==> flow/design.v <==
module i2c_master(dout,sda,scl,sda_drv,scl_drv,done,ack_err,busy,clk,rst,din,newd,addr,op);
input clk,rst,op,newd;
input [7:0] din;
input [6:0] addr;
output [7:0] dout;
input sda;
input scl;
output sda_drv;
output scl_drv;
output reg done, ack_err, busy;
parameter sys_freq = 40000000; 
parameter i2c_freq = 100000; 
parameter clk_count4 = sys_freq / i2c_freq;
parameter clk_count1 = clk_count4/4;
reg sda_t, scl_t, scl_en;
reg r_scl;
reg [1:0] pulse;
integer count1;
always @(posedge clk) begin
	if(rst) begin
		pulse <= 0;
		count1 <= 0;
	end
	else if(busy == 0) begin
		pulse <= 0;
		count1 <= 0;
	end
	else if(count1 == clk_count1-1) begin
		pulse <= 1;
		count1 <= count1+1;
	end
	else if(count1 == clk_count1*2-1) begin
		pulse <= 2;
		count1 <= count1+1;
	end
	else if(count1 == clk_count1*3-1) begin
		pulse <= 3;
		count1 <= count1+1;
	end
	else if(count1 == clk_count1*4-1) begin
		pulse <= 0;
		count1 <= 0;
	end
	else begin
		count1 <= count1 + 1;
	end
end
typedef enum logic [3:0]
		  {IDLE = 4'd0, 
		  START = 4'd1, 
		  WRITE_ADD = 4'd2, 
		  ACK_1 = 4'd3, 
		  WRITE_DATA = 4'd4, 
		  ACK_2 = 4'd5, 
		  STOP = 4'd6, 
		  MASTER_NACK = 4'd7,
		  READ_DATA = 4'd8} state_type;
state_type state;
reg [7:0] tx_data, rx_data;
reg [7:0] add;
reg sda_en, r_ack;
reg [3:0] bit_count;
always@(posedge clk) begin
	if(rst) begin
		state <= IDLE;
		bit_count <= 0;
		sda_t <= 0;
		scl_t <= 0;
		scl_en <= 1;
		tx_data <= 0;
		add <= 0;
		ack_err <= 0;
		busy <= 0;
		done <= 0;
		sda_en <= 0;
		r_ack <= 0;
		rx_data <= 0;
		r_scl <= 0;
	end
	else
		case(state) 
			IDLE: begin
				done <= 0;
				if(newd) begin
					state <= START;
					tx_data <= din;
					add <= {addr,op};
					busy <= 1;
					ack_err <= 0;
				end
				else begin
					state <= IDLE;
					tx_data <= 0;
					add <= 0;
					busy <= 0;
					ack_err <= 0;
				end
			end
			START: begin
				sda_en <= 1'b1;
				case(pulse)
					0: begin sda_t <= 1'b1; scl_t <= 1; end
					1: begin sda_t <= 1'b1; scl_t <= 1; end
					2: begin sda_t <= 1'b0; scl_t <= 1; end
					3: begin sda_t <= 1'b0; scl_t <= 1; end
				endcase
				if(count1 == clk_count1*4-1) begin
					sda_en <= 1;
					state <= WRITE_ADD;
					scl_t <= 0;
				end
				else begin
					state <= START;
				end
			end 
			WRITE_ADD: begin
				if(bit_count<=7) begin
					case(pulse) 
					0: begin scl_t <= 0; sda_t <= 1'b0; end
					1: begin scl_t <= 0; sda_t <= add[7-bit_count]; end
					2: begin scl_t <= 1;  end
					3: begin scl_t <= 1;  end
					endcase
					if(count1 == clk_count1*4-1) begin
						bit_count <= bit_count + 1;
						scl_t <= 0;
						state <= WRITE_ADD;
					end
					else begin
						state <= WRITE_ADD;
					end
				end
				else begin
					bit_count <= 0;
					state <= ACK_1;
					scl_t <= 0;
					sda_en <= 0;
				end
			end
			ACK_1: begin
				sda_en <= 0;
				case(pulse) 
					0: begin 
						scl_en <= 0;  
						if(count1 == 20)
							r_scl <= scl;
						else 	
							r_scl <= r_scl;
					end
					1: begin 
						scl_en <= 1;
						sda_t<= 1'b0; r_ack <= sda;
						scl_t <= (r_scl == 1'b1) ? 1'b0: 1'b0;
					end
					2: begin 
						scl_en <= 1;
						scl_t <= (r_scl == 1'b1) ? 1'b1: 1'b0;
					end
					3: begin 
						scl_en <= 1;
						scl_t <= (r_scl == 1'b1) ? 1'b1: 1'b0;
					end
				endcase
				if(count1 == clk_count1*4-1) begin
					if(r_scl == 1'b0) 
						state <= ACK_1;
					else if(r_ack == 0 && add[0] == 0) begin
						state <= WRITE_DATA;
						sda_en <= 1;
						scl_t <= 0;
						bit_count <= 0;
					end
					else if(r_ack == 0 && add[0] == 1) begin
						state <= READ_DATA;
						sda_en <= 0;
						scl_t <= 0;
						bit_count <= 0;
					end
					else begin
						state <= STOP;
						sda_en <= 1;
						ack_err <= 1;
					end
				end
				else begin
					state <= ACK_1;
				end
			end
			WRITE_DATA: begin
				sda_en <= 1'b1;
				if(bit_count <= 7) begin
					case(pulse) 
						0: begin scl_t <= 0; sda_t <= 1'b0; end
						1: begin scl_t <= 0; sda_t <= tx_data[7-bit_count]; end
						2: begin scl_t <= 1;  end
						3: begin scl_t <= 1;  end
					endcase
					if(count1 == clk_count1*4-1) begin
						bit_count <= bit_count + 1;
						state <= WRITE_DATA;
						scl_t <= 0;
					end
					else 
						state <= WRITE_DATA;
				end
				else begin
					state <= ACK_2;
					bit_count <= 0;
					sda_en <= 0;
				end
			end
			READ_DATA: begin
				sda_en <= 0;
				if(bit_count <= 7) begin
					case(pulse) 
						0: begin scl_t <= 0; sda_t <= 1'b0; end
						1: begin scl_t <= 0; sda_t <= 1'b0;end
						2: begin scl_t <= 1; rx_data <= (count1 == 200)?{rx_data[6:0],sda}: rx_data; end
						3: begin scl_t <= 1;  end
					endcase
					if(count1 == clk_count1*4-1) begin
						bit_count <= bit_count + 1;
						state <= READ_DATA;
						scl_t <= 0;
					end
					else 
						state <= READ_DATA;
				end
				else begin
					state <= MASTER_NACK;
					bit_count <= 0;
					sda_en <= 1;
				end
			end
			ACK_2: begin
				sda_en <= 0;
				case(pulse) 
					0: begin scl_t <= 0; sda_t <= 1'b0; end
					1: begin scl_t <= 0; sda_t <= 1'b0;end
					2: begin scl_t <= 1; sda_t<= 1'b0; r_ack <= 0; end
					3: begin scl_t <= 1;  end
				endcase
				if(count1 == clk_count1*4-1) begin
					scl_t <= 1;
					sda_t <= 0;
					if(r_ack == 0) begin
						state <= STOP;
						sda_en <= 1;
					end
					else begin
						state <= STOP;
						sda_en <= 1;
						ack_err <= 1;
					end
				end
				else begin
					state <= ACK_2;
				end
			end
			MASTER_NACK: begin
				sda_en <= 1;
				case(pulse) 
					0: begin scl_t <= 0; sda_t <= 1'b1; end
					1: begin scl_t <= 0; sda_t <= 1'b1; end
					2: begin scl_t <= 1; sda_t <= 1'b1; end
					3: begin scl_t <= 1; sda_t <= 1'b1; end
				endcase
				if(count1== clk_count1*4-1) begin
					scl_t <= 1;
					sda_t <= 0;
					state <= STOP;
				end
				else 
					state <= MASTER_NACK;
			end
			STOP: begin
				case(pulse) 
					0: begin scl_t <= 1; sda_t <= 1'b0; end
					1: begin scl_t <= 1; sda_t <= 1'b0; end
					2: begin scl_t <= 1; sda_t <= 1'b1; end
					3: begin scl_t <= 1; sda_t <= 1'b1; end
				endcase
				if(count1== clk_count1*4-1) begin
					state <= IDLE;
					done <= 1;
					busy <= 0;
					sda_en <= 1;
					scl_t <= 0;
				end
				else 
					state <= STOP;
			end
		endcase
end
assign sda_drv = (sda_en)?(sda_t==1'b0)?1'b0:1'b1:1'b1;
assign scl_drv = (scl_en==1'b1) ? scl_t : 1'b1;
assign dout = rx_data;
endmodule
module i2c_Slave(scl,sda,sda_drv,scl_drv,ack_err,clk,rst,stretch,done);
input scl,clk,rst,stretch;
input sda;
output sda_drv, scl_drv;
output reg done,ack_err;
reg sda_en,sda_t,scl_t,scl_en;
parameter sys_freq = 40000000;
parameter i2c_freq = 100000;  
parameter clk_count4 = sys_freq/i2c_freq;
parameter clk_count1 = clk_count4/4;
integer count1,i;
reg [1:0] pulse;
reg [7:0] mem[128];
reg busy;
reg [7:0] din,dout;
reg r_mem,w_mem;
reg [6:0] addr;
reg [7:0] r_addr;
always@(posedge clk) begin
	if(rst) begin
		for(i = 0;i<128;i=i+1) 
			mem[i] <= i;
		dout <= 8'b0;
	end
	else if(r_mem == 1'b1)
		dout <= mem[addr];
	else if(w_mem == 1'b1)
		mem[addr] <= din;
end
always@(posedge clk) begin
	if(rst) begin
		pulse <= 0;
		count1 <= 0;
	end
	else if(busy == 1'b0) begin
		pulse <= 2;
		count1 <= 202;
	end
	else if(count1 == clk_count1-1)begin
		pulse <= 1;
		count1 <= count1 + 1;
    end
	else if(count1 == clk_count1*2-1)begin
		pulse <= 2;
		count1 <= count1 + 1;
    end
	else if(count1 == clk_count1*3-1)begin
		pulse <= 3;
		count1 <= count1 + 1;
    end
	else if(count1 == clk_count1*4-1) begin
		pulse <= 0;
		count1 <= 0;
	end
	else begin
		count1 <= count1 + 1;
	end
end
typedef enum logic [3:0] {idle = 0, read_addr = 1, send_ack1 = 2, send_data = 3, master_ack = 4, read_data = 5, send_ack2 = 6, wait_p = 7, detect_stop = 8,wait_stretch = 9} state_type;
state_type state;
reg [3:0] bitcnt;
reg r_ack;
always@(posedge clk) begin
	if(rst) begin
		state <= idle;
		bitcnt <= 0;
		busy <= 0;
		din <= 8'd0;
		done <= 0;
		ack_err <= 0;
		sda_en <= 0;
		sda_t <= 0;
		r_mem <= 0;
		r_addr <= 0;
		addr <= 0;
		scl_t <= 0;
		scl_en <= 0;
		w_mem <= 0;
		r_ack <= 0;
	end
	else begin
		case(state) 
			idle: begin
				done <= 0;
				sda_en <= 1'b0;
				scl_en <= 0;
				if(sda == 1'b0 && scl == 1'b1) begin
					state <= wait_p;
					busy <= 1;
				end
				else 
					state <= idle;
			end
			wait_p: begin
				if(pulse == 2'b11 && count1 == 399) begin
					state <= read_addr;
				end
				else 
					state <= wait_p;
			end
			read_addr: begin
				sda_en <= 0;
				if(bitcnt <= 7) begin
					case(pulse)
						0: begin end
						1: begin end
						2: begin r_addr <= (count1==200)?{r_addr[6:0],sda}:r_addr; end
						3: begin end
					endcase
					if(count1 == clk_count1*4-1) begin
						bitcnt <= bitcnt + 1;
						state <= read_addr;
					end
					else 
						state <= read_addr;
			     end
					else begin
						if(stretch == 1'b1) begin
							state <= wait_stretch;
							bitcnt <= 0;
							scl_en <= 1;
							addr <= r_addr[7:1];
						end
						else begin
							state <= send_ack1;
							bitcnt <= 0;
							sda_en <= 1;
							scl_en <= 0;
							addr <= r_addr[7:1];
						end
					end
			end
			wait_stretch: begin
				case(pulse) 
					0: begin 
						scl_en <= 1;
						scl_t <= 0;
					end
					1: begin 
					   scl_en <= 1;
					   scl_t <= 0;
					 end
					2: begin scl_en <= 0;end
					3: begin end
				endcase
				if(count1 == clk_count1*4-1) begin
						if(stretch == 1'b1)
							state <= wait_stretch;
						else begin
							state <= send_ack1;
							scl_en <= 1'b0;
							sda_en <= 1'b1;
						end
					end
					else 
					   state <= wait_stretch;
			end
			send_ack1: begin
				sda_en <= 1;
				case(pulse)
					0: begin sda_t <= 0; scl_en <= 1; scl_t <= 1; end
					1: begin scl_en <= 0; end
					2: begin end
					3: begin end
				endcase
				if(count1 == clk_count1*4-1) begin
					if(r_addr[0] == 1'b0) begin
						state <= read_data;
						r_mem <= 1'b0;
					end
					else begin
						state <= send_data;
						r_mem <= 1'b1;
					end
				end
				else 
					state <= send_ack1;
			end
			send_data: begin
				sda_en <= 1;
				if(bitcnt <= 7) begin
					r_mem <= 0;
					case(pulse)
					0: begin end
					1: begin sda_t <= (count1==100)?dout[7-bitcnt] : sda_t; end
					2: begin end
					3: begin end
					endcase
					if(count1 == clk_count1*4-1) begin
						bitcnt<= bitcnt + 1;
						state <= send_data;
					end
					else begin
						state <= send_data;
					end
				end
				else begin
					state <= master_ack;
					bitcnt <= 0;
					sda_en <= 0;
				end
			end
			read_data: begin
				sda_en <= 0;
				if(bitcnt<= 7) begin
					case(pulse)
					0: begin end
					1: begin end
					2: begin din <=(count1==200)?{din[6:0],sda}:din; end
					3: begin end
					endcase
					if(count1 == clk_count1*4-1) begin
						state<= read_data;
						bitcnt <= bitcnt + 1;
					end
					else	
						state <= read_data;
				end
				else begin
					state <= send_ack2;
					bitcnt <= 0;
					sda_en <= 1;
					w_mem <= 1;
				end
			end
			send_ack2: begin
			sda_en <= 1;
				case(pulse)
					0: begin sda_t <= 0; end
					1: begin w_mem <= 0; end
					2: begin end
					3: begin end
				endcase
				if(count1 == clk_count1*4-1) begin
					state <= detect_stop;
					sda_en <= 0;
				end
				else 
					state <= send_ack2;
			end
			master_ack: begin
				case(pulse)
					0: begin end
					1: begin end
					2: begin r_ack <=(count1==200)?sda:r_ack; end
					3: begin end
				endcase
				if(count1 == clk_count1*4-1) begin
					if(r_ack == 1'b1) begin
						state <= detect_stop;
						sda_en <= 0;
						ack_err <= 1;
					end
					else begin
						state <= detect_stop;
						sda_en <= 0;
						ack_err <= 0;
					end
				end
				else 
					state <= master_ack;
			end
			detect_stop: begin
				sda_en <= 0;
				if(count1 == 399 && pulse == 2'b11) begin
					state <= idle;
					done <= 1;
					busy <= 0;
				end
				else 
					state <= detect_stop;
			end
			default: state <= idle;
		endcase
	end
end
assign sda_drv = (sda_en==1'b1)?sda_t:1'b1;
assign scl_drv = (scl_en == 1'b1) ? scl_t: 1'b1;
endmodule
`timescale 1ns / 1ps
module i2c_top(
input clk, rst, newd, op, stretch,
input [6:0] addr,
input [7:0] din,
output [7:0] dout,
output busy,ack_err,
output done,
output sda, scl
);
wire ack_errm, ack_errs;
wire sda_m, scl_m, sda_s, scl_s;
i2c_master master (dout,sda,scl,sda_m,scl_m,done,ack_errm,busy,clk,rst,din,newd,addr,op);
i2c_Slave slave (.clk(clk),.rst(rst),.stretch(stretch),.sda(sda),.scl(scl),.sda_drv(sda_s),.scl_drv(scl_s),.ack_err(ack_errs),.done() );
assign sda = sda_m & sda_s;
assign scl = scl_m & scl_s;
assign ack_err = ack_errs | ack_errm;
endmodule
Appendix: tool output

Tool chain data of i2c_top
Each step is given for the RTL above and for the edited RTL.
Lines under "orig" count in the file above, lines under "edited" in the edited file.
"diff" is "edited" less "orig", of the values as shown; "change_rel_pct" is that difference over "orig", in percent.
Operators: Yosys type, input widths -> output width; for muxes data width and select width s.
Library cell names are shortened.
{"block": "setup", "design": "i2c_top", "clock": "clk", "lib": "sky130hd", "pvt_corner": "tt_025C_1v80"}

Edit of the RTL
Unified diff, file above to edited file.
This change comes from a script, not from a designer; no optimisation was intended.
begin of diff
@@ -60,5 +60,5 @@
 reg [7:0] add;
 reg sda_en, r_ack;
-reg [3:0] bit_count;
+reg [4:0] bit_count;
 always@(posedge clk) begin
 	if(rst) begin
end of diff

Elaborated design
Counts by Yosys on the flattened word-level netlist (proc, flatten, opt, wreduce; memories kept). Register bits leave out memories and registers merged into their read ports (data or address). Print and check cells are left out.
Memory sizes are those after Yosys's memory passes, which may raise the word count (mostly to a power of two), join words into wider ones and drop unused or constant bits.
{"block": "word_totals", "item": "out_inout_bits", "orig": 13, "edited": 13, "diff": 0, "change_rel_pct": 0.00}
{"block": "word_totals", "item": "wordCells", "orig": 350, "edited": 350, "diff": 0, "change_rel_pct": 0.00}
{"block": "word_totals", "item": "ramBits", "orig": 1024, "edited": 1024, "diff": 0, "change_rel_pct": 0.00}
{"block": "word_totals", "item": "n_memories", "orig": 1, "edited": 1, "diff": 0, "change_rel_pct": 0.00}
{"block": "word_totals", "item": "in_bits", "orig": 20, "edited": 20, "diff": 0, "change_rel_pct": 0.00}
{"block": "word_totals", "item": "regBits", "orig": 149, "edited": 150, "diff": 1, "change_rel_pct": 0.67}
{"block": "classes", "item": "n_shift", "orig": 3, "edited": 3, "diff": 0, "change_rel_pct": 0.00}
{"block": "classes", "item": "n_mux", "orig": 156, "edited": 156, "diff": 0, "change_rel_pct": 0.00}
{"block": "classes", "item": "eq_ne", "orig": 73, "edited": 73, "diff": 0, "change_rel_pct": 0.00}
{"block": "classes", "item": "n_cmp", "orig": 2, "edited": 2, "diff": 0, "change_rel_pct": 0.00}
{"block": "classes", "item": "add_sub_neg", "orig": 6, "edited": 6, "diff": 0, "change_rel_pct": 0.00}
{"block": "classes", "item": "logic", "orig": 9, "edited": 9, "diff": 0, "change_rel_pct": 0.00}
{"block": "classes", "item": "reduce_logical", "orig": 65, "edited": 65, "diff": 0, "change_rel_pct": 0.00}
{"block": "ops", "operator": "$mux 4", "orig": 21, "edited": 15, "diff": -6, "change_rel_pct": -28.57}
{"block": "ops", "operator": "$mux 5", "orig": 0, "edited": 6, "diff": 6}
{"block": "ops", "operator": "$add 4x1->4 const B", "orig": 2, "edited": 1, "diff": -1, "change_rel_pct": -50.00}
{"block": "ops", "operator": "$le 4x3->1 const B", "orig": 2, "edited": 1, "diff": -1, "change_rel_pct": -50.00}
{"block": "ops", "operator": "$sub 3x4->5 const A", "orig": 2, "edited": 1, "diff": -1, "change_rel_pct": -50.00}
{"block": "ops", "operator": "$pmux 4 s2", "orig": 1, "edited": 0, "diff": -1, "change_rel_pct": -100.00}
{"block": "ops", "operator": "$add 5x1->5 const B", "orig": 0, "edited": 1, "diff": 1}
{"block": "ops", "operator": "$le 5x3->1 const B", "orig": 0, "edited": 1, "diff": 1}
{"block": "ops", "operator": "$pmux 5 s2", "orig": 0, "edited": 1, "diff": 1}
{"block": "ops", "operator": "$sub 3x5->6 const A", "orig": 0, "edited": 1, "diff": 1}
Unchanged operator kinds not shown: 53.

Longest topological paths
Longest topological path by Yosys (ltp), each cell counted once; first at word level (registers and memories cut), then after technology mapping (sequential cells cut; the memories' decode and read muxes count).
{"block": "logic_depth", "item": "depth_word", "orig": 8, "edited": 8, "diff": 0, "change_rel_pct": 0.00}
{"block": "logic_depth", "item": "abc_area", "orig": "0", "edited": "0"}
{"block": "logic_depth", "item": "mapped_depth", "orig": 12, "edited": 12, "diff": 0, "change_rel_pct": 0.00}

After synthesis
The flow's flattened synthesis, as Yosys stat reports it; memories are mapped. The netlist is that of the ABC_AREA named above (0 if unset); the other value can give another one.
{"block": "mapped", "item": "mapped_cells", "orig": 4555, "edited": 4551, "diff": -4, "change_rel_pct": -0.09}
{"block": "mapped", "item": "buffers", "orig": 507, "edited": 455, "diff": -52, "change_rel_pct": -10.26}
{"block": "mapped", "item": "flip_flops", "orig": 1196, "edited": 1197, "diff": 1, "change_rel_pct": 0.08}
{"block": "mapped", "item": "mapped_area_mm2", "orig": 0.0559086, "edited": 0.0561151, "diff": 0.0002065, "change_rel_pct": 0.37}
{"block": "by_type", "cell": "and2_1", "orig": 216, "edited": 393, "diff": 177, "change_rel_pct": 81.94}
{"block": "by_type", "cell": "nor3_1", "orig": 178, "edited": 45, "diff": -133, "change_rel_pct": -74.72}
{"block": "by_type", "cell": "o21ai_0", "orig": 195, "edited": 89, "diff": -106, "change_rel_pct": -54.36}
{"block": "by_type", "cell": "clkbuf_1", "orig": 402, "edited": 320, "diff": -82, "change_rel_pct": -20.40}
{"block": "by_type", "cell": "or2_2", "orig": 18, "edited": 89, "diff": 71, "change_rel_pct": 394.44}
{"block": "by_type", "cell": "nor2_1", "orig": 242, "edited": 310, "diff": 68, "change_rel_pct": 28.10}
{"block": "by_type", "cell": "a22oi_1", "orig": 57, "edited": 105, "diff": 48, "change_rel_pct": 84.21}
{"block": "by_type", "cell": "a21o_1", "orig": 5, "edited": 47, "diff": 42, "change_rel_pct": 840.00}
{"block": "by_type", "cell": "and3_1", "orig": 244, "edited": 213, "diff": -31, "change_rel_pct": -12.70}
{"block": "by_type", "cell": "o22ai_1", "orig": 30, "edited": 59, "diff": 29, "change_rel_pct": 96.67}
{"block": "by_type", "cell": "a21oi_1", "orig": 106, "edited": 134, "diff": 28, "change_rel_pct": 26.42}
{"block": "by_type", "cell": "nand3_1", "orig": 86, "edited": 62, "diff": -24, "change_rel_pct": -27.91}
{"block": "by_type", "cell": "nand2_1", "orig": 171, "edited": 153, "diff": -18, "change_rel_pct": -10.53}
{"block": "by_type", "cell": "a22o_1", "orig": 33, "edited": 15, "diff": -18, "change_rel_pct": -54.55}
{"block": "by_type", "cell": "a221o_1", "orig": 24, "edited": 6, "diff": -18, "change_rel_pct": -75.00}
{"block": "by_type", "cell": "buf_4", "orig": 16, "edited": 33, "diff": 17, "change_rel_pct": 106.25}
{"block": "by_type", "cell": "mux2_2", "orig": 67, "edited": 52, "diff": -15, "change_rel_pct": -22.39}
{"block": "by_type", "cell": "o2bb2ai_1", "orig": 15, "edited": 2, "diff": -13, "change_rel_pct": -86.67}
Unchanged cell types not shown: 10.
Not every row of either side is listed.
By module: a second synthesis without flattening, with its own total; a netlist apart from the flattened one above.
{"block": "unflattened", "item": "hier_cells", "orig": 4541, "edited": 4609, "diff": 68, "change_rel_pct": 1.50}
{"block": "unflattened", "item": "hier_area_mm2", "orig": 0.0559311, "edited": 0.0562239, "diff": 0.0002928, "change_rel_pct": 0.52}
Rows give one instance, submodules left out.
{"block": "by_module_orig", "module": "i2c_Slave", "seq_area_mm2": 0.0325712, "mod_area_mm2": 0.0519386, "n_inst": 1, "cells": 4077}
{"block": "by_module_orig", "module": "i2c_master", "seq_area_mm2": 0.0016416, "mod_area_mm2": 0.0039738, "n_inst": 1, "cells": 461}
{"block": "by_module_orig", "module": "i2c_top", "seq_area_mm2": 0, "mod_area_mm2": 0.0000188, "n_inst": 1, "cells": 3}
{"block": "by_module_edited", "module": "i2c_Slave", "seq_area_mm2": 0.0325712, "mod_area_mm2": 0.0520487, "n_inst": 1, "cells": 4111}
{"block": "by_module_edited", "module": "i2c_master", "seq_area_mm2": 0.0016616, "mod_area_mm2": 0.0041565, "n_inst": 1, "cells": 495}
{"block": "by_module_edited", "module": "i2c_top", "seq_area_mm2": 0, "mod_area_mm2": 0.0000188, "n_inst": 1, "cells": 3}

Timing after synthesis
OpenSTA on the mapped netlist: ideal clock, no wires. The path of least setup slack (recovery checks aside). Input and output delay are each 20% of the period. Register names are those of the netlist, which keeps one name where synthesis merged equal registers.
{"block": "synth_timing", "item": "kind", "orig": "input to register", "edited": "input to register"}
{"block": "synth_timing", "item": "from", "orig": "input rst", "edited": "input rst"}
{"block": "synth_timing", "item": "to", "orig": "memory slave.mem[15][0]", "edited": "memory slave.mem[107][0]"}
{"block": "synth_timing", "item": "input_delay_ps", "orig": 2000, "edited": 2000, "diff": 0, "change_rel_pct": 0.00}
{"block": "synth_timing", "item": "period_ps", "orig": 10000, "edited": 10000, "diff": 0, "change_rel_pct": 0.00}
{"block": "synth_timing", "item": "driving_pins", "orig": 7, "edited": 6, "diff": -1, "change_rel_pct": -14.29}
{"block": "synth_timing", "item": "path_delay_ps", "orig": 2164, "edited": 1973, "diff": -191, "change_rel_pct": -8.83}
{"block": "synth_timing", "item": "t_arrival_ps", "orig": 3780, "edited": 3647, "diff": -133, "change_rel_pct": -3.52}
{"block": "synth_timing", "item": "setup_time_ps", "orig": 384, "edited": 326, "diff": -58}
{"block": "synth_timing", "item": "slack_ps", "orig": 5836, "edited": 6027, "diff": 191}
{"block": "synth_timing", "item": "t_required_ps", "orig": 9616, "edited": 9674, "diff": 58, "change_rel_pct": 0.60}
{"block": "synth_timing", "item": "period_less_setup_slack_ps", "orig": 4164, "edited": 3973, "diff": -191, "change_rel_pct": -4.59}
"path_delay_ps" = arrival - input delay + setup time.
"driving_pins": output pins that drive a net of the path, with the launching flip-flop's if there is one; two outputs of one cell count as two.
"period_less_setup_slack_ps" = period - worst setup slack (recovery checks aside). The figure is calculated, with input and output delays left at 20% of the set period.
The rows between start and end are the longest chain of elaborated cells between them; the timing report does not say that the signal goes this way. Where chains are equally long, one stands for them.
Each line given opens the expression or statement behind the cell; cells for indexed reads and writes are added by Yosys, which also makes memories of some case tables.
orig: Only ways into the end's enable, where the timed path ends, are counted here.
{"block": "synth_via_orig", "cell_sequence": "clkinv_1 -> and3_1 -> clkbuf_1 -> nand2_1 -> clkbuf_1 -> clkbuf_1 -> o21ai_0", "elab_chain_cells": 1, "cells_between": 3, "cone_lines": 1, "cone_classes": "mux (3)"}
{"block": "synth_rtl_orig", "item": "from (decl)", "line": 580, "rtl": "input clk, rst, newd, op, stretch,"}
{"block": "synth_rtl_orig", "item": "$mux 7", "line": 318, "rtl": "if(rst) begin"}
{"block": "synth_rtl_orig", "item": "to (decl)", "line": 311, "rtl": "reg [7:0] mem[128];"}
edited: Only ways into the end's enable, where the timed path ends, are counted here.
{"block": "synth_via_edited", "cell_sequence": "clkbuf_1 -> or3b_1 -> nor3_1 -> clkbuf_1 -> buf_2 -> a21o_1", "elab_chain_cells": 1, "cells_between": 3, "cone_lines": 1, "cone_classes": "mux (3)"}
{"block": "synth_rtl_edited", "item": "from (decl)", "line": 580, "rtl": "input clk, rst, newd, op, stretch,"}
{"block": "synth_rtl_edited", "item": "$mux 7", "line": 318, "rtl": "if(rst) begin"}
{"block": "synth_rtl_edited", "item": "to (decl)", "line": 311, "rtl": "reg [7:0] mem[128];"}

Timing after layout
From the final timing report of the runs of pair 1: the path of least setup slack in the routed layout; clock arrival at registers is part of the times.
The report prints the path's times to 10 ps; the period is as set.
{"block": "layout_timing", "item": "kind", "orig": "register to register", "edited": "register to register"}
{"block": "layout_timing", "item": "from", "orig": "register slave.addr[2]", "edited": "register slave.addr[1]"}
{"block": "layout_timing", "item": "to", "orig": "register slave.dout[7]", "edited": "memory slave.mem[71][3]"}
{"block": "layout_timing", "item": "setup_time_ps", "orig": 170, "edited": 310, "diff": 140}
{"block": "layout_timing", "item": "t_required_ps", "orig": 5790, "edited": 5630, "diff": -160, "change_rel_pct": -2.76}
{"block": "layout_timing", "item": "driving_pins", "orig": 9, "edited": 6, "diff": -3, "change_rel_pct": -33.33}
{"block": "layout_timing", "item": "t_arrival_ps", "orig": 4380, "edited": 4280, "diff": -100, "change_rel_pct": -2.28}
{"block": "layout_timing", "item": "period_ps", "orig": 5160, "edited": 5160, "diff": 0, "change_rel_pct": 0.00}
{"block": "layout_timing", "item": "slack_ps", "orig": 1410, "edited": 1350, "diff": -60}
The rows between start and end are the longest chain of elaborated cells between them; the timing report does not say that the signal goes this way. Where chains are equally long, one stands for them.
A register here has more assigning lines than the two given.
{"block": "layout_via_orig", "cell_sequence": "dfxtp_4 -> buf_4 -> inv_2 -> buf_4 -> a221oi_1 -> nor2_1 -> o21ai_0 -> nor4bb_1 -> a41oi_1"}
{"block": "layout_rtl_orig", "item": "from (decl)", "line": 315, "rtl": "reg [6:0] addr;"}
{"block": "layout_rtl_orig", "item": "from (assign)", "line": 420, "rtl": "addr <= r_addr[7:1];"}
{"block": "layout_rtl_orig", "item": "from (assign)", "line": 427, "rtl": "addr <= r_addr[7:1];"}
{"block": "layout_rtl_orig", "item": "to (decl)", "line": 313, "rtl": "reg [7:0] din,dout;"}
orig: No chain of elaborated cells between the ends is given.
{"block": "layout_via_edited", "cell_sequence": "dfxtp_4 -> and2_2 -> nand3_4 -> buf_4 -> nor2_1 -> or2_2", "elab_chain_cells": 3, "cells_between": 3, "cone_lines": 3, "cone_classes": "mux (3)"}
{"block": "layout_rtl_edited", "item": "from (decl)", "line": 315, "rtl": "reg [6:0] addr;"}
{"block": "layout_rtl_edited", "item": "from (assign)", "line": 420, "rtl": "addr <= r_addr[7:1];"}
{"block": "layout_rtl_edited", "item": "from (assign)", "line": 427, "rtl": "addr <= r_addr[7:1];"}
{"block": "layout_rtl_edited", "item": "$mux 7", "line": 325, "rtl": "else if(w_mem == 1'b1)"}
{"block": "layout_rtl_edited", "item": "$mux 7", "line": 323, "rtl": "else if(r_mem == 1'b1)"}
{"block": "layout_rtl_edited", "item": "$mux 7", "line": 318, "rtl": "if(rst) begin"}
{"block": "layout_rtl_edited", "item": "to (decl)", "line": 311, "rtl": "reg [7:0] mem[128];"}

Layout results
Runs of the flow (Yosys, OpenROAD) on both versions; the two runs of a pair have the same settings. The constraints put input and output delay at 20% of the set period each and load the outputs with 0.01 pF.
{"block": "settings_pair_1", "CORE_UTILIZATION": 40, "period_ns": 5.16, "CAP_MARGIN": 20, "CORE_MARGIN": 2, "SLEW_MARGIN": 20}
{"block": "results_pair_1", "item": "worstSetupSlack_ps", "orig": 1410, "edited": 1348, "diff": -62}
{"block": "results_pair_1", "item": "yosys.chip_area_mm2", "orig": 0.0559086, "edited": 0.0561151, "diff": 0.0002065, "change_rel_pct": 0.37}
{"block": "results_pair_1", "item": "worst_hold_slack_ps", "orig": 454, "edited": 459, "diff": 5}
{"block": "results_pair_1", "item": "layout_stdcell_area_mm2", "orig": 0.0631468, "edited": 0.0622122, "diff": -0.0009346, "change_rel_pct": -1.48}
{"block": "results_pair_1", "item": "final_setup_tns_ps", "orig": 0, "edited": 0, "diff": 0}
{"block": "results_pair_1", "item": "layout_utilization_frac", "orig": 0.454, "edited": 0.446, "diff": -0.008}
{"block": "results_pair_1", "item": "period_less_ws_ps", "orig": 3750, "edited": 3812, "diff": 62, "change_rel_pct": 1.65}
{"block": "results_pair_1", "item": "dieArea_mm2", "orig": 0.142778, "edited": 0.1433, "diff": 0.000522, "change_rel_pct": 0.37}
{"block": "results_pair_1", "item": "totalPower_w", "orig": 0.020761, "edited": 0.02048, "diff": -0.000281, "change_rel_pct": -1.35}
{"block": "settings_pair_2", "ABC_AREA": 0, "CELL_PAD_IN_SITES_GLOBAL_PLACEMENT": 3, "CORE_UTILIZATION": 16, "HOLD_SLACK_MARGIN": -0.04, "PLACE_DENSITY_LB_ADDON": 0.26, "SLEW_MARGIN": 0, "period_ns": 5.53, "CAP_MARGIN": 20, "CORE_MARGIN": 2}
{"block": "results_pair_2", "item": "worstSetupSlack_ps", "orig": 1369, "edited": 1646, "diff": 277}
{"block": "results_pair_2", "item": "yosys.chip_area_mm2", "orig": 0.0559086, "edited": 0.0561151, "diff": 0.0002065, "change_rel_pct": 0.37}
{"block": "results_pair_2", "item": "worst_hold_slack_ps", "orig": 453, "edited": 464, "diff": 11}
{"block": "results_pair_2", "item": "layout_stdcell_area_mm2", "orig": 0.0673158, "edited": 0.0666214, "diff": -0.0006944, "change_rel_pct": -1.03}
{"block": "results_pair_2", "item": "final_setup_tns_ps", "orig": 0, "edited": 0, "diff": 0}
{"block": "results_pair_2", "item": "layout_utilization_frac", "orig": 0.193, "edited": 0.191, "diff": -0.002}
{"block": "results_pair_2", "item": "period_less_ws_ps", "orig": 4161, "edited": 3884, "diff": -277, "change_rel_pct": -6.66}
{"block": "results_pair_2", "item": "dieArea_mm2", "orig": 0.354174, "edited": 0.355472, "diff": 0.001298, "change_rel_pct": 0.37}
{"block": "results_pair_2", "item": "totalPower_w", "orig": 0.020305, "edited": 0.020371, "diff": 0.000066, "change_rel_pct": 0.33}
"period_less_ws_ps": clock period set for the run, less the worst setup slack. It is reckoned from that one timing run; input and output delays stay at 20% of the period that was set.
By "totalPower_w" is meant OpenSTA's value without simulated activity: inputs other than the clock are taken to toggle once in ten clock periods, and the tool carries that through the logic.
